==> flow/design.v <==
`default_nettype none
module fifo_16_1024_ft
  (
   input wire        clk,
   input wire        srst,
   input wire [15:0] din,
   input wire        wr_en,
   input wire        rd_en,
   output wire [15:0] dout,
   output wire       full,
   output reg        overflow,
   output wire       empty,
   output wire       valid,
   output reg        underflow,
   output wire       wr_rst_busy,
   output wire       rd_rst_busy
   );
    localparam DEPTH_LOG2 = 4;
    reg [15:0] mem [0:(1<<DEPTH_LOG2)-1];
    reg [DEPTH_LOG2:0] wp;
    reg [DEPTH_LOG2:0] rp;
    assign empty = (wp == rp);
    assign full = (wp[DEPTH_LOG2] != rp[DEPTH_LOG2]) &&
                  (wp[DEPTH_LOG2-1:0] == rp[DEPTH_LOG2-1:0]);
    assign valid = ~empty;
    assign dout = mem[rp[DEPTH_LOG2-1:0]];
    assign wr_rst_busy = 1'b0;
    assign rd_rst_busy = 1'b0;
    always @(posedge clk) begin
	if(wr_en == 1'b1 && full == 1'b0) begin
	    mem[wp[DEPTH_LOG2-1:0]] <= din;
	end
    end
    always @(posedge clk) begin
	if(srst == 1'b1) begin
	    wp <= 0;
	    rp <= 0;
	    overflow <= 1'b0;
	    underflow <= 1'b0;
	end else begin
	    if(wr_en == 1'b1 && full == 1'b0) begin
		wp <= wp + 1'b1;
	    end
	    if(rd_en == 1'b1 && empty == 1'b0) begin
		rp <= rp + 1'b1;
	    end
	    overflow <= wr_en & full;
	    underflow <= rd_en & empty;
	end
    end
endmodule  
`default_nettype wire
`default_nettype none
module ether_rx#(parameter APP_KEY=16'h6000)
(
input wire clk,
input wire reset,
input wire [511:0] recv_data,
input wire recv_valid,
input wire recv_sop,
input wire recv_eop,
input wire [7:0] recv_mty,
output reg [111:0] ether_header_data,
output reg ether_header_valid,
output reg [511:0] ether_data_data,
output reg ether_data_valid,
output reg ether_data_sop,
output reg ether_data_eop,
output reg [7:0] ether_data_mty
);
    enum {IDLE, RECV_ALL, LAST_ONE} state;
    reg [399:0] recv_buf;
    reg [7:0] recv_mty_reg;
    reg ether_data_sop_reg;
    always @(posedge clk) begin
	if(reset == 1'b1) begin
	    state <= IDLE;
	    ether_header_data <= 112'd0;
	    ether_header_valid <= 1'b0;
	    ether_data_data <= 512'd0;
	    ether_data_valid <= 1'b0;
	    ether_data_sop <= 1'b0;
	    ether_data_eop <= 1'b0;
	    ether_data_mty <= 8'd0;
	    recv_buf <= 400'd0;
	    recv_mty_reg <= 8'd0;
	    ether_data_sop_reg <= 1'b0;
	end else begin
	case(state)
	    IDLE: begin
		if(recv_sop == 1'b1 && recv_valid == 1'b1 && recv_data[415:400] == APP_KEY) begin
		    ether_header_data <= recv_data[511:400];
		    ether_header_valid <= 1'b1;
		    if(recv_eop == 1'b1) begin
			ether_data_data <= {recv_data[399:0], 112'd0};
			ether_data_eop <= 1'b1;
			ether_data_sop <= 1'b1;
			ether_data_valid <= 1'b1;
			ether_data_mty <= recv_mty + 14;
			state <= IDLE;
		    end else begin
			ether_data_valid <= 1'b0;
			ether_data_sop_reg <= 1'b1;
			recv_buf <= recv_data[399:0];
			state <= RECV_ALL;
		    end
		end else begin
		    ether_header_data <= 112'd0;
		    ether_header_valid <= 1'b0;
		    ether_data_data <= 512'd0;
		    ether_data_valid <= 1'b0;
		    ether_data_sop <= 1'b0;
		    ether_data_eop <= 1'b0;
		    ether_data_mty <= 8'd0;
		    recv_buf <= 400'd0;
		    recv_mty_reg <= 8'd0;
		    ether_data_sop_reg <= 1'b0;
		end
	    end
	    RECV_ALL: begin
		if(recv_valid == 1'b1) begin
		    ether_data_data <= {recv_buf[399:0], recv_data[511:400]};
		    ether_data_valid <= 1'b1;
		    ether_data_sop <= ether_data_sop_reg;
		    ether_data_sop_reg <= 1'b0;
		    recv_buf <= recv_data[399:0];
		    if(recv_eop == 1'b1) begin
			if(recv_mty >= 50) begin
			    ether_data_mty <= recv_mty - 50;
			    ether_data_eop <= 1'b1;
			    state <= IDLE;
			end else begin
			    ether_data_eop <= 1'b0;
			    recv_mty_reg <= recv_mty + 14;
			    state <= LAST_ONE;
			end
		    end
		end else begin
		    ether_data_valid <= 1'b0;
		end
	    end
	    LAST_ONE: begin
		ether_data_data <= {recv_buf, 112'h0};
		ether_data_valid <= 1'b1;
		ether_data_eop <= 1'b1;
		ether_data_sop <= 1'b0;
		ether_data_mty <= recv_mty_reg;
		state <= IDLE;
	    end
	    default: begin
		state <= IDLE;
	    end
	endcase
	end
    end
endmodule  
`default_nettype wire
`default_nettype none
module ether_tx
(
input wire clk,
input wire reset,
input wire [111:0] ether_header_data,
input wire ether_header_valid,
input wire [511:0] ether_data_data,
input wire ether_data_valid,
input wire ether_data_sop,
input wire ether_data_eop,
input wire [7:0] ether_data_mty,
output reg [511:0] send_data,
output reg send_valid,
output reg send_sop,
output reg send_eop,
output reg [7:0] send_mty
);
    enum {IDLE, RECV_ALL, LAST_ONE} state;
    reg [399:0] send_buf;
    reg [7:0] send_mty_reg;
    always @(posedge clk) begin
	if(reset == 1'b1) begin
	    state <= IDLE;
	    send_data <= 512'd0;
	    send_valid <= 1'b0;
	    send_sop <= 1'b0;
	    send_eop <= 1'b0;
	    send_mty <= 8'd0;
	    send_buf <= 112'd0;
	    send_mty_reg <= 8'd0;
	end else begin
	case(state)
	    IDLE: begin
		if(ether_header_valid == 1'b1 && ether_data_sop == 1'b1 && ether_data_valid == 1'b1) begin
		    send_data <= {ether_header_data, ether_data_data[511:112]};
		    send_valid <= 1'b1;
		    send_sop <= 1'b1;
		    send_buf <= ether_data_data[111:0];
		    if(ether_data_eop == 1'b1) begin
			if(ether_data_mty >= 14) begin
			    send_mty <= ether_data_mty - 14;
			    send_eop <= 1'b1;
			    state <= IDLE;
			end else begin
			    send_mty_reg <= ether_data_mty + 50;
			    send_eop <= 1'b0;
			    state <= LAST_ONE;
			end
		    end else begin
			send_eop <= 1'b0;
			state <= RECV_ALL;
		    end
		end else begin
		    send_data <= 512'd0;
		    send_valid <= 1'b0;
		    send_sop <= 1'b0;
		    send_eop <= 1'b0;
		    send_mty <= 8'd0;
		    send_buf <= 112'd0;
		    send_mty_reg <= 8'd0;
		end
	    end
	    RECV_ALL: begin
		if(ether_data_valid == 1'b1) begin
		    send_data <= {send_buf, ether_data_data[511:112]};
		    send_valid <= 1'b1;
		    send_sop <= 1'b0;
		    send_buf <= ether_data_data[111:0];
		    if(ether_data_eop == 1'b1) begin
			if(ether_data_mty >= 14) begin
			    send_mty <= ether_data_mty - 14;
			    send_eop <= 1'b1;
			    state <= IDLE;
			end else begin
			    send_mty_reg <= ether_data_mty + 50;
			    send_eop <= 1'b0;
			    state <= LAST_ONE;
			end
		    end
		end else begin
		    send_valid <= 1'b0;
		end
	    end
	    LAST_ONE: begin
		send_data <= {send_buf, 400'd0};
		send_valid <= 1'b1;
		send_eop <= 1'b1;
		send_sop <= 1'b0;
		send_mty <= send_mty_reg;
		state <= IDLE;
	    end
	    default: begin
		state <= IDLE;
	    end
	endcase
	end
    end
endmodule  
`default_nettype wire
`default_nettype none
module cmac_usplus_emitter
  (
   input wire clk,
   input wire reset,
   input wire [511:0] din_data,
   input wire din_valid,
   input wire din_sop,
   input wire din_eop,
   input wire [7:0] din_mty,
   output reg [511:0] dout_data,
   output reg dout_valid,
   output wire dout_kick,
   output wire [13:0] dout_bytes,
   input wire cmac_busy,
   input wire cmac_done,
   input wire cmac_tx_rdy
   );
    reg[7:0] data_ready_state;
    reg dout_ready;
    reg [15:0] dout_count;
    always @(posedge clk) begin
	if(reset == 1'b1) begin
	    dout_valid <= 1'b0;
	    dout_ready <= 1'b0;
	    dout_count <= 16'd0;
	    data_ready_state <= 8'd0;
	end else begin
	    dout_data <= din_data;
	    dout_valid <= din_valid;
	    if(data_ready_state == 0) begin
		if(din_valid == 1 && din_sop == 1) begin
		    if(din_eop == 1) begin
			dout_ready <= 1;
			dout_count <= 64 - din_mty;
		    end else begin
			dout_ready <= 0;
			dout_count <= 64;
			data_ready_state <= data_ready_state + 1;
		    end
		end else begin
		    dout_ready <= 0;
		end
	    end else if(data_ready_state == 1) begin
		if(din_valid == 1) begin
		    if(din_eop == 1) begin
			dout_ready <= 1;
			dout_count <= dout_count + (64 - din_mty);
			data_ready_state <= 0;
		    end else begin
			dout_ready <= 0;
			dout_count <= dout_count + 64;
		    end
		end else begin
		    dout_ready <= 0;
		end
	    end else begin
		dout_ready <= 0;
	    end
	end
    end
    reg fifo_rd;
    wire [15:0] fifo_q;
    wire fifo_full, fifo_empty;
    wire fifo_valid;
    wire fifo_overflow, fifo_underflow;
    wire fifo_wr_rst_busy, fifo_rd_rst_busy;
    fifo_16_1024_ft fifo_i(.clk(clk),
			   .srst(reset),
			   .din(dout_count),
			   .wr_en(dout_ready),
			   .rd_en(fifo_rd),
			   .dout(fifo_q),
			   .full(fifo_full),
			   .overflow(fifo_overflow),
			   .empty(fifo_empty),
			   .valid(fifo_valid),
			   .underflow(fifo_underflow),
			   .wr_rst_busy(fifo_wr_rst_busy),
			   .rd_rst_busy(fifo_rd_rst_busy));
    reg [7:0] kick_state;
    reg kick_reg;
    reg [13:0] bytes_reg;
    assign dout_kick = kick_reg;
    assign dout_bytes = bytes_reg;
    always @(posedge clk) begin
	if(reset == 1'b1) begin
	    kick_reg <= 1'b0;
	    bytes_reg <= 14'd0;
	    kick_state <= 8'd0;
	    fifo_rd <= 1'b0;
	end else begin
	    case(kick_state)
		0 : begin
		    if(fifo_valid && cmac_tx_rdy) begin
			kick_reg <= 1'b1;
			kick_state <= kick_state + 1;
			bytes_reg <= fifo_q[13:0];
			fifo_rd <= 1'b1;
		    end else begin
			kick_reg <= 1'b0;
			fifo_rd <= 1'b0;
		    end
		end
		1 : begin
		    fifo_rd <= 1'b0;
		    if(cmac_busy == 1'b1) begin  
			kick_reg <= 1'b0;
			kick_state <= kick_state + 1;
		    end
		end
		2 : begin
		    if(cmac_done == 1'b1) begin  
			kick_state <= 0;
		    end
		end
		default: begin
		    kick_state <= 0;
		    kick_reg <= 1'b0;
		    fifo_rd <= 1'b0;
		end
	    endcase  
	end
    end
endmodule  
`default_nettype wire
`default_nettype none
module ether_echo
  (
   input wire         clk,
   input wire         reset,
   input wire [127:0] rx_dataout0,
   input wire [127:0] rx_dataout1,
   input wire [127:0] rx_dataout2,
   input wire [127:0] rx_dataout3,
   input wire         rx_enaout0,
   input wire         rx_sopout0,
   input wire         rx_eopout0,
   input wire         rx_eopout1,
   input wire         rx_eopout2,
   input wire         rx_eopout3,
   input wire [3:0]   rx_mtyout0,
   input wire [3:0]   rx_mtyout1,
   input wire [3:0]   rx_mtyout2,
   input wire [3:0]   rx_mtyout3,
   output wire [511:0] send_data,
   output wire         send_valid,
   output wire         send_sop,
   output wire         send_eop,
   output wire [7:0]   send_mty,
   output wire         tx_kick,
   output wire [13:0]  tx_bytes,
   input wire          cmac_busy,
   input wire          cmac_done,
   input wire          cmac_tx_rdy
   );
    wire [7:0] recv_mty = rx_eopout3 == 1'b1 ? rx_mtyout3
	       : rx_eopout2 == 1'b1 ? rx_mtyout2 + 8'd16
	       : rx_eopout1 == 1'b1 ? rx_mtyout1 + 8'd32
	       : rx_eopout0 == 1'b1 ? rx_mtyout0 + 8'd48
               : 8'd0;
    wire [111:0] ether_header_data;
    wire         ether_header_valid;
    wire [511:0] ether_data_data;
    wire         ether_data_valid;
    wire         ether_data_sop;
    wire         ether_data_eop;
    wire [7:0]   ether_data_mty;
    ether_rx#(.APP_KEY(16'h3434)) ether_rx_i
      (
       .clk(clk),
       .reset(reset),
       .recv_data({rx_dataout0, rx_dataout1, rx_dataout2, rx_dataout3}),
       .recv_valid(rx_enaout0),
       .recv_sop(rx_sopout0),
       .recv_eop(rx_eopout0 || rx_eopout1 || rx_eopout2 || rx_eopout3),
       .recv_mty(recv_mty),
       .ether_header_data(ether_header_data),
       .ether_header_valid(ether_header_valid),
       .ether_data_data(ether_data_data),
       .ether_data_valid(ether_data_valid),
       .ether_data_sop(ether_data_sop),
       .ether_data_eop(ether_data_eop),
       .ether_data_mty(ether_data_mty)
       );
    ether_tx ether_tx_i
      (
       .clk(clk),
       .reset(reset),
       .ether_header_data({ether_header_data[63:16], ether_header_data[111:64], ether_header_data[15:0]}),  
       .ether_header_valid(ether_header_valid),
       .ether_data_data(ether_data_data),
       .ether_data_valid(ether_data_valid),
       .ether_data_sop(ether_data_sop),
       .ether_data_eop(ether_data_eop),
       .ether_data_mty(ether_data_mty),
       .send_data(send_data),
       .send_valid(send_valid),
       .send_sop(send_sop),
       .send_eop(send_eop),
       .send_mty(send_mty)
       );
    cmac_usplus_emitter cmac_usplus_emitter_i
      (
       .clk(clk),
       .reset(reset),
       .din_data(send_data),
       .din_valid(send_valid),
       .din_sop(send_sop),
       .din_eop(send_eop),
       .din_mty(send_mty),
       .dout_data(),
       .dout_valid(),
       .dout_kick(tx_kick),
       .dout_bytes(tx_bytes),
       .cmac_busy(cmac_busy),
       .cmac_done(cmac_done),
       .cmac_tx_rdy(cmac_tx_rdy)
       );
endmodule  
`default_nettype wire
-- Reports on ether_echo
The steps from the RTL of ether_echo to its reports follow in flow order.
Lines are those of the file above, counted from 1.
Cell names lack the library's common part.
A cell with -- has no value.
- top module: ether_echo
- clock port: clk
- standard-cell library: sky130hd
- library corner: tt_025C_1v80

-- Elaborated design
Source: Yosys, flattened and elaborated, memories not mapped. Widths are those after wreduce. Registers that Yosys merges into a memory's read port (data or address) are not register bits. Print and check cells do not count. Equal cells are merged and count once.
Yosys's memory passes give these memory sizes; they may raise the number of words (mostly to a power of two), join words into wider ones and drop unused or constant bits.
- noted $add $sub $neg: 14
- $lt $le $gt $ge at 2
- noted equal/unequal tests: 27
- noted mux-type cells: 108
- bitwise gates (word level) at 3
- reduce/logical cells at 38
- operators by type and width (cell ; count):
    512-bit parallel mux with 3-bit select ; 2
    512-bit 2-to-1 mux ; 5
    400-bit 2-to-1 mux ; 3
    400-bit parallel mux with 2-bit select ; 1
    112-bit 2-to-1 mux ; 3
    112-bit parallel mux with 2-bit select ; 1
    32-bit 2-to-1 mux ; 7
    8-bit 2-to-1 mux ; 26
    32-bit parallel mux with 2-bit select ; 2
    16-bit 2-to-1 mux ; 7
    8-bit parallel mux with 3-bit select ; 3
    32-bit by 1-bit equality test with 1-bit output with constant B ; 2
    32-bit by 2-bit equality test with 1-bit output with constant B ; 2
    32-bit logical NOT ; 2
    8-bit parallel mux with 2-bit select ; 2
    1-bit 2-to-1 mux ; 30
    7-bit 2-to-1 mux ; 4
    3-bit AND reduction ; 7
    1-bit parallel mux with 3-bit select ; 7
    16-bit by 14-bit equality test with 1-bit output with constant B ; 1
    16-bit adder ; 1
    16-bit by 7-bit adder with 16-bit output with constant B ; 1
    2-bit inequality test with constant B ; 8
    8-bit by 1-bit adder with 8-bit output with constant B ; 2
    8-bit by 1-bit equality test with 1-bit output with constant B ; 2
    8-bit logical NOT ; 2
    5-bit AND reduction ; 3
    4-bit by 6-bit adder with 7-bit output with constant B ; 2
Not listed: further kinds 25, cells in them 54.
- noted flip-flop bits (word level): 1797
- bits in writable memories at 256
- noted word width x clocked read ports: 16
- memories at 1
- bits of input ports at 539
- output and inout port bits at 538
- word-level cells at 220
- memories (name ; words ; width ; rd ports ; wr ports ; line ; text):
    cmac_usplus_emitter_i.fifo_i.mem ; 16 ; 16 ; 1 ; 1 ; 19 ; reg [15:0] mem [0:(1<<DEPTH_LOG2)-1];

-- Longest topological paths
Longest topological path by Yosys (ltp), each cell counted once; first at word level (registers and memories cut), then after technology mapping (sequential cells cut; the memories' decode and read muxes count).
- depth after elaboration: 10
- noted ABC_AREA: 0
- gate-level depth with buffers: 14
- depth with buffers taken out: 14

-- After synthesis
The flow's flattened synthesis, as Yosys stat reports it; memories are mapped. The netlist is that of the ABC_AREA named above (0 if unset); the other value can give another one.
The area totals of this step are shown rounded.
- cells in the netlist: 8245
- synthesis area at 75000 um^2
- area of sequential cells: 42000 um^2
- noted flip-flop cells: 1974
- buffers at 804
- cells by type (type ; count ; total area (um^2)):
    dfxtp_1 ; 1750 ; 35033.6
    edfxtp_1 ; 224 ; 6.73E+03
    nand3_1 ; 1026 ; 5.13E+03
    a21oi_1 ; 953 ; 4.77E+03
    nand2_1 ; 1091 ; 4.1E+03
    a221oi_1 ; 408 ; 3.57E+03
    nor2_1 ; 729 ; 2.74E+03
    nor3_1 ; 427 ; 2137.05
    clkbuf_1 ; 542 ; 2.03E+03
    a22oi_1 ; 240 ; 1.8E+03
    mux4_2 ; 70 ; 1.58E+03
    buf_2 ; 215 ; 1.08E+03
    nand2b_1 ; 116 ; 725.696
    a31oi_1 ; 115 ; 719.44
    ha_1 ; 30 ; 375.36
    mux2i_1 ; 24 ; 240.23
    o21ai_0 ; 38 ; 190.182
    xor2_1 ; 20 ; 175.168
Not listed: further types 47, cells in them 227.
The figures by module come from a second, unflattened synthesis with its own total; it is not the netlist above.
- cell total of the unflattened synthesis at 7400
- area (unflattened synthesis) at 88000 um^2
Rows give one instance, submodules left out.
- modules (module ; instances ; cells ; area (um^2) ; seq. area (um^2)):
    ether_rx #(APP_KEY=13364) ; 1 ; 3727 ; 37000 ; 21000
    ether_tx ; 1 ; 2240 ; 22000 ; 13000
    cmac_usplus_emitter ; 1 ; 882 ; 18000 ; 16000
    fifo_16_1024_ft ; 1 ; 527 ; 11000 ; 8000
    ether_echo ; 1 ; 24 ; 150 ; 0.0

-- Timing after synthesis
OpenSTA on the mapped netlist: ideal clock, no wires. The path of least setup slack (recovery checks aside). Input and output delay are each 20% of the period. Register names are those of the netlist, which keeps one name where synthesis merged equal registers.
- path type: register -> register
- start point: register ether_tx_i.send_mty[0]
- end point: register cmac_usplus_emitter_i.dout_count[13]
- noted clock period: 4.0 ns
- setup time at 0.146 ns
- launch time at the first pin: 0.000 ns
- data arrival time: 2.812 ns
- data required time: 3.854 ns
- setup slack: 1.042 ns
- noted path delay: 2.958 ns
- stages at 15
- path buffers: 0
- noted synthesis period reached: 2.958 ns
"path delay" is the arrival time less input delay plus setup time.
"stages" counts driving pins, that of a launching flip-flop among them; a cell with two outputs on the path counts twice.
"synthesis period reached" = period - worst setup slack (recovery checks aside). The figure is calculated, with input and output delays left at 20% of the set period.
Between the ends stands the longest chain of elaborated cells between them, by number of cells; it is not shown to be the way that was timed. Of several equally long chains one is given.
A line is the first line of the expression or statement that the cell stems from. Yosys adds cells for indexed reads and writes and turns some case tables into memories.
A register here has more assigning lines than the two given.
- cells stage by stage: dfxtp_1 inv_1 ha_1 nor3b_1 nand2_1 a21oi_1 inv_1 ha_1 nand2_1 o21ai_0 a22oi_1 and2_1 or3_1 nand4_1 a31oi_1
- cells in the longest elaborated chain at 6
- elaborated cells between the ends (all ways) at 8
- those cells by class: add/sub (2); mux (6)
- ends and longest elaborated chain, after synthesis (element ; line ; text):
    from (decl) ; 174 ; output reg [7:0] send_mty
    from (assign) ; 199 ; send_mty <= ether_data_mty - 14;
    from (assign) ; 229 ; send_mty <= ether_data_mty - 14;
    7-bit by 8-bit subtractor with 9-bit output ; 305 ; dout_count <= dout_count + (64 - din_mty);
    16-bit adder ; 305 ;
    16-bit 2-to-1 mux ; 303 ; if(din_eop == 1) begin
    16-bit 2-to-1 mux ; 302 ; if(din_valid == 1) begin
    16-bit 2-to-1 mux ; 301 ; end else if(data_ready_state == 1) begin
    16-bit 2-to-1 mux ; 288 ; if(data_ready_state == 0) begin
    to (assign) ; 292 ; dout_count <= 64 - din_mty;
    to (assign) ; 305 ;
    to (decl) ; 278 ; reg [15:0] dout_count;

-- Worst path after layout
From the final timing report of flow run 1: the path of least setup slack in the routed layout; clock arrival at registers is part of the times.
- path type: register -> register
- start point: register ether_tx_i.send_mty[0]
- end point: register cmac_usplus_emitter_i.dout_count[13]
- noted clock period: 4.26 ns
- setup time at 0.17 ns
- launch time at the first pin: 0.90 ns
- data arrival time: 4.30 ns
- data required time: 5.00 ns
- setup slack: 0.70 ns
- stages at 15
- path buffers: 0
Between the ends stands the longest chain of elaborated cells between them, by number of cells; it is not shown to be the way that was timed. Of several equally long chains one is given.
A register here has more assigning lines than the two given.
- cells stage by stage: dfxtp_1 inv_1 ha_1 nor3b_1 nand2_1 a21oi_1 inv_1 ha_1 nand2_1 o21ai_0 a22oi_1 and2_1 or3_1 nand4_1 a31oi_1
- cells in the longest elaborated chain at 6
- elaborated cells between the ends (all ways) at 8
- those cells by class: add/sub (2); mux (6)
- ends and longest elaborated chain, post-layout (element ; line ; text):
    from (decl) ; 174 ; output reg [7:0] send_mty
    from (assign) ; 199 ; send_mty <= ether_data_mty - 14;
    from (assign) ; 229 ; send_mty <= ether_data_mty - 14;
    7-bit by 8-bit subtractor with 9-bit output ; 305 ; dout_count <= dout_count + (64 - din_mty);
    16-bit adder ; 305 ;
    16-bit 2-to-1 mux ; 303 ; if(din_eop == 1) begin
    16-bit 2-to-1 mux ; 302 ; if(din_valid == 1) begin
    16-bit 2-to-1 mux ; 301 ; end else if(data_ready_state == 1) begin
    16-bit 2-to-1 mux ; 288 ; if(data_ready_state == 0) begin
    to (assign) ; 292 ; dout_count <= 64 - din_mty;
    to (assign) ; 305 ;
    to (decl) ; 278 ; reg [15:0] dout_count;

Wiki page: ether_echo / flow data

Stored flow runs of ether_echo (3 of them; Yosys, OpenROAD, sky130hd). They differ in their settings and are not a sequence. Constraints: input delay and output delay 20% of the set period each, output load 0.01 pF.
"clock period reached" means the clock period less the worst setup slack. The figure is calculated, with input and output delays left at 20% of the set period.
"critical setup path time" is the time allowed to the run's worst setup path (the clock period less input and output delay, where it has them) less its slack. Clock arrival times count: a late capture clock shortens it, a late launch clock lengthens it.
By "power consumption" is meant OpenSTA's value without simulated activity: inputs other than the clock are taken to toggle once in ten clock periods, and the tool carries that through the logic.
The results are shown rounded.

Flow run 1

==> flow/run.sh <==
#!/bin/bash
# the make line also repeats the synthesis and layout settings of config.mk as NAME=value (left out here)
make -C /OpenROAD-flow-scripts/flow DESIGN_CONFIG=/design/flow/config.mk WORK_HOME=/design/flow/orfs CLKGATE_MAP_FILE= finish
==> flow/config.mk <==
export PLATFORM = sky130hd
export DESIGN_NAME = ether_echo
export DESIGN_NICKNAME = ether_echo
export VERILOG_FILES = /design/flow/design.v
export SDC_FILE = /design/flow/constraint.sdc
export NUM_CORES = 4
export LEC_CHECK = 0
export CAP_MARGIN = 20
export CELL_PAD_IN_SITES_DETAIL_PLACEMENT = 1
export CORE_MARGIN = 10
export CORE_UTILIZATION = 16
export MAX_ROUTING_LAYER = met5
export PLACE_DENSITY_LB_ADDON = 0.2
export SETUP_SLACK_MARGIN = 0.13
export SLEW_MARGIN = 35
==> flow/constraint.sdc <==
create_clock -name core_clock -period 4.26 [get_ports {clk}]
set_input_delay 0.8520 -clock core_clock [delete_from_list [all_inputs] [get_ports {clk}]]
set_output_delay 0.8520 -clock core_clock [all_outputs]
set_load 0.01 [all_outputs]

Measured in flow run 1:
- total die area: 490,000 um^2
- setup total negative slack at 0.000 ns
- clock period reached: 3.556 ns
- noted the utilization in the final report: 22 %
- noted the power consumption: 0.043 W
- worst slack on setup checks: 0.70 ns
- chip area after synthesis (Yosys) at 75,000 um^2
- noted the standard-cell area of the final layout: 100,000 um^2
- worst hold slack in the final report at 0.37 ns
- noted the critical setup path time: 3.56 ns
- worst setup path type: register -> register

Flow run 2

==> flow/run.sh <==
#!/bin/bash
# the make line also repeats the synthesis and layout settings of config.mk as NAME=value (left out here)
make -C /OpenROAD-flow-scripts/flow DESIGN_CONFIG=/design/flow/config.mk WORK_HOME=/design/flow/orfs CLKGATE_MAP_FILE= finish
==> flow/config.mk <==
export PLATFORM = sky130hd
export DESIGN_NAME = ether_echo
export DESIGN_NICKNAME = ether_echo
export VERILOG_FILES = /design/flow/design.v
export SDC_FILE = /design/flow/constraint.sdc
export NUM_CORES = 4
export LEC_CHECK = 0
export CAP_MARGIN = 20
export CORE_MARGIN = 2
export CORE_UTILIZATION = 40
export SLEW_MARGIN = 20
==> flow/constraint.sdc <==
create_clock -name core_clock -period 3.64 [get_ports {clk}]
set_input_delay 0.7280 -clock core_clock [delete_from_list [all_inputs] [get_ports {clk}]]
set_output_delay 0.7280 -clock core_clock [all_outputs]
set_load 0.01 [all_outputs]

Measured in flow run 2:
- total die area: 190,000 um^2
- noted the critical setup path time: 3.25 ns
- worst setup path type: register -> register
- noted the power consumption: 0.046 W
- chip area after synthesis (Yosys) at 75,000 um^2
- worst slack on setup checks: 0.39 ns
- noted the utilization in the final report: 51 %
- clock period reached: 3.254 ns
- worst hold slack in the final report at 0.31 ns
- noted the standard-cell area of the final layout: 95,000 um^2
- setup total negative slack at 0.000 ns

Flow run 3

==> flow/run.sh <==
#!/bin/bash
# the make line also repeats the synthesis and layout settings of config.mk as NAME=value (left out here)
make -C /OpenROAD-flow-scripts/flow DESIGN_CONFIG=/design/flow/config.mk WORK_HOME=/design/flow/orfs CLKGATE_MAP_FILE= finish
==> flow/config.mk <==
export PLATFORM = sky130hd
export DESIGN_NAME = ether_echo
export DESIGN_NICKNAME = ether_echo
export VERILOG_FILES = /design/flow/design.v
export SDC_FILE = /design/flow/constraint.sdc
export NUM_CORES = 4
export LEC_CHECK = 0
export CAP_MARGIN = 20
export CORE_MARGIN = 2
export CORE_UTILIZATION = 40
export SLEW_MARGIN = 20
==> flow/constraint.sdc <==
create_clock -name core_clock -period 3.02 [get_ports {clk}]
set_input_delay 0.6040 -clock core_clock [delete_from_list [all_inputs] [get_ports {clk}]]
set_output_delay 0.6040 -clock core_clock [all_outputs]
set_load 0.01 [all_outputs]

Measured in flow run 3:
- noted the utilization in the final report: 52 %
- worst hold slack in the final report at 0.20 ns
- setup total negative slack at 0.000 ns
- chip area after synthesis (Yosys) at 75,000 um^2
- noted the critical setup path time: 2.81 ns
- worst setup path type: register -> register
- clock period reached: 2.815 ns
- total die area: 190,000 um^2
- noted the standard-cell area of the final layout: 96,000 um^2
- noted the power consumption: 0.055 W
- worst slack on setup checks: 0.21 ns
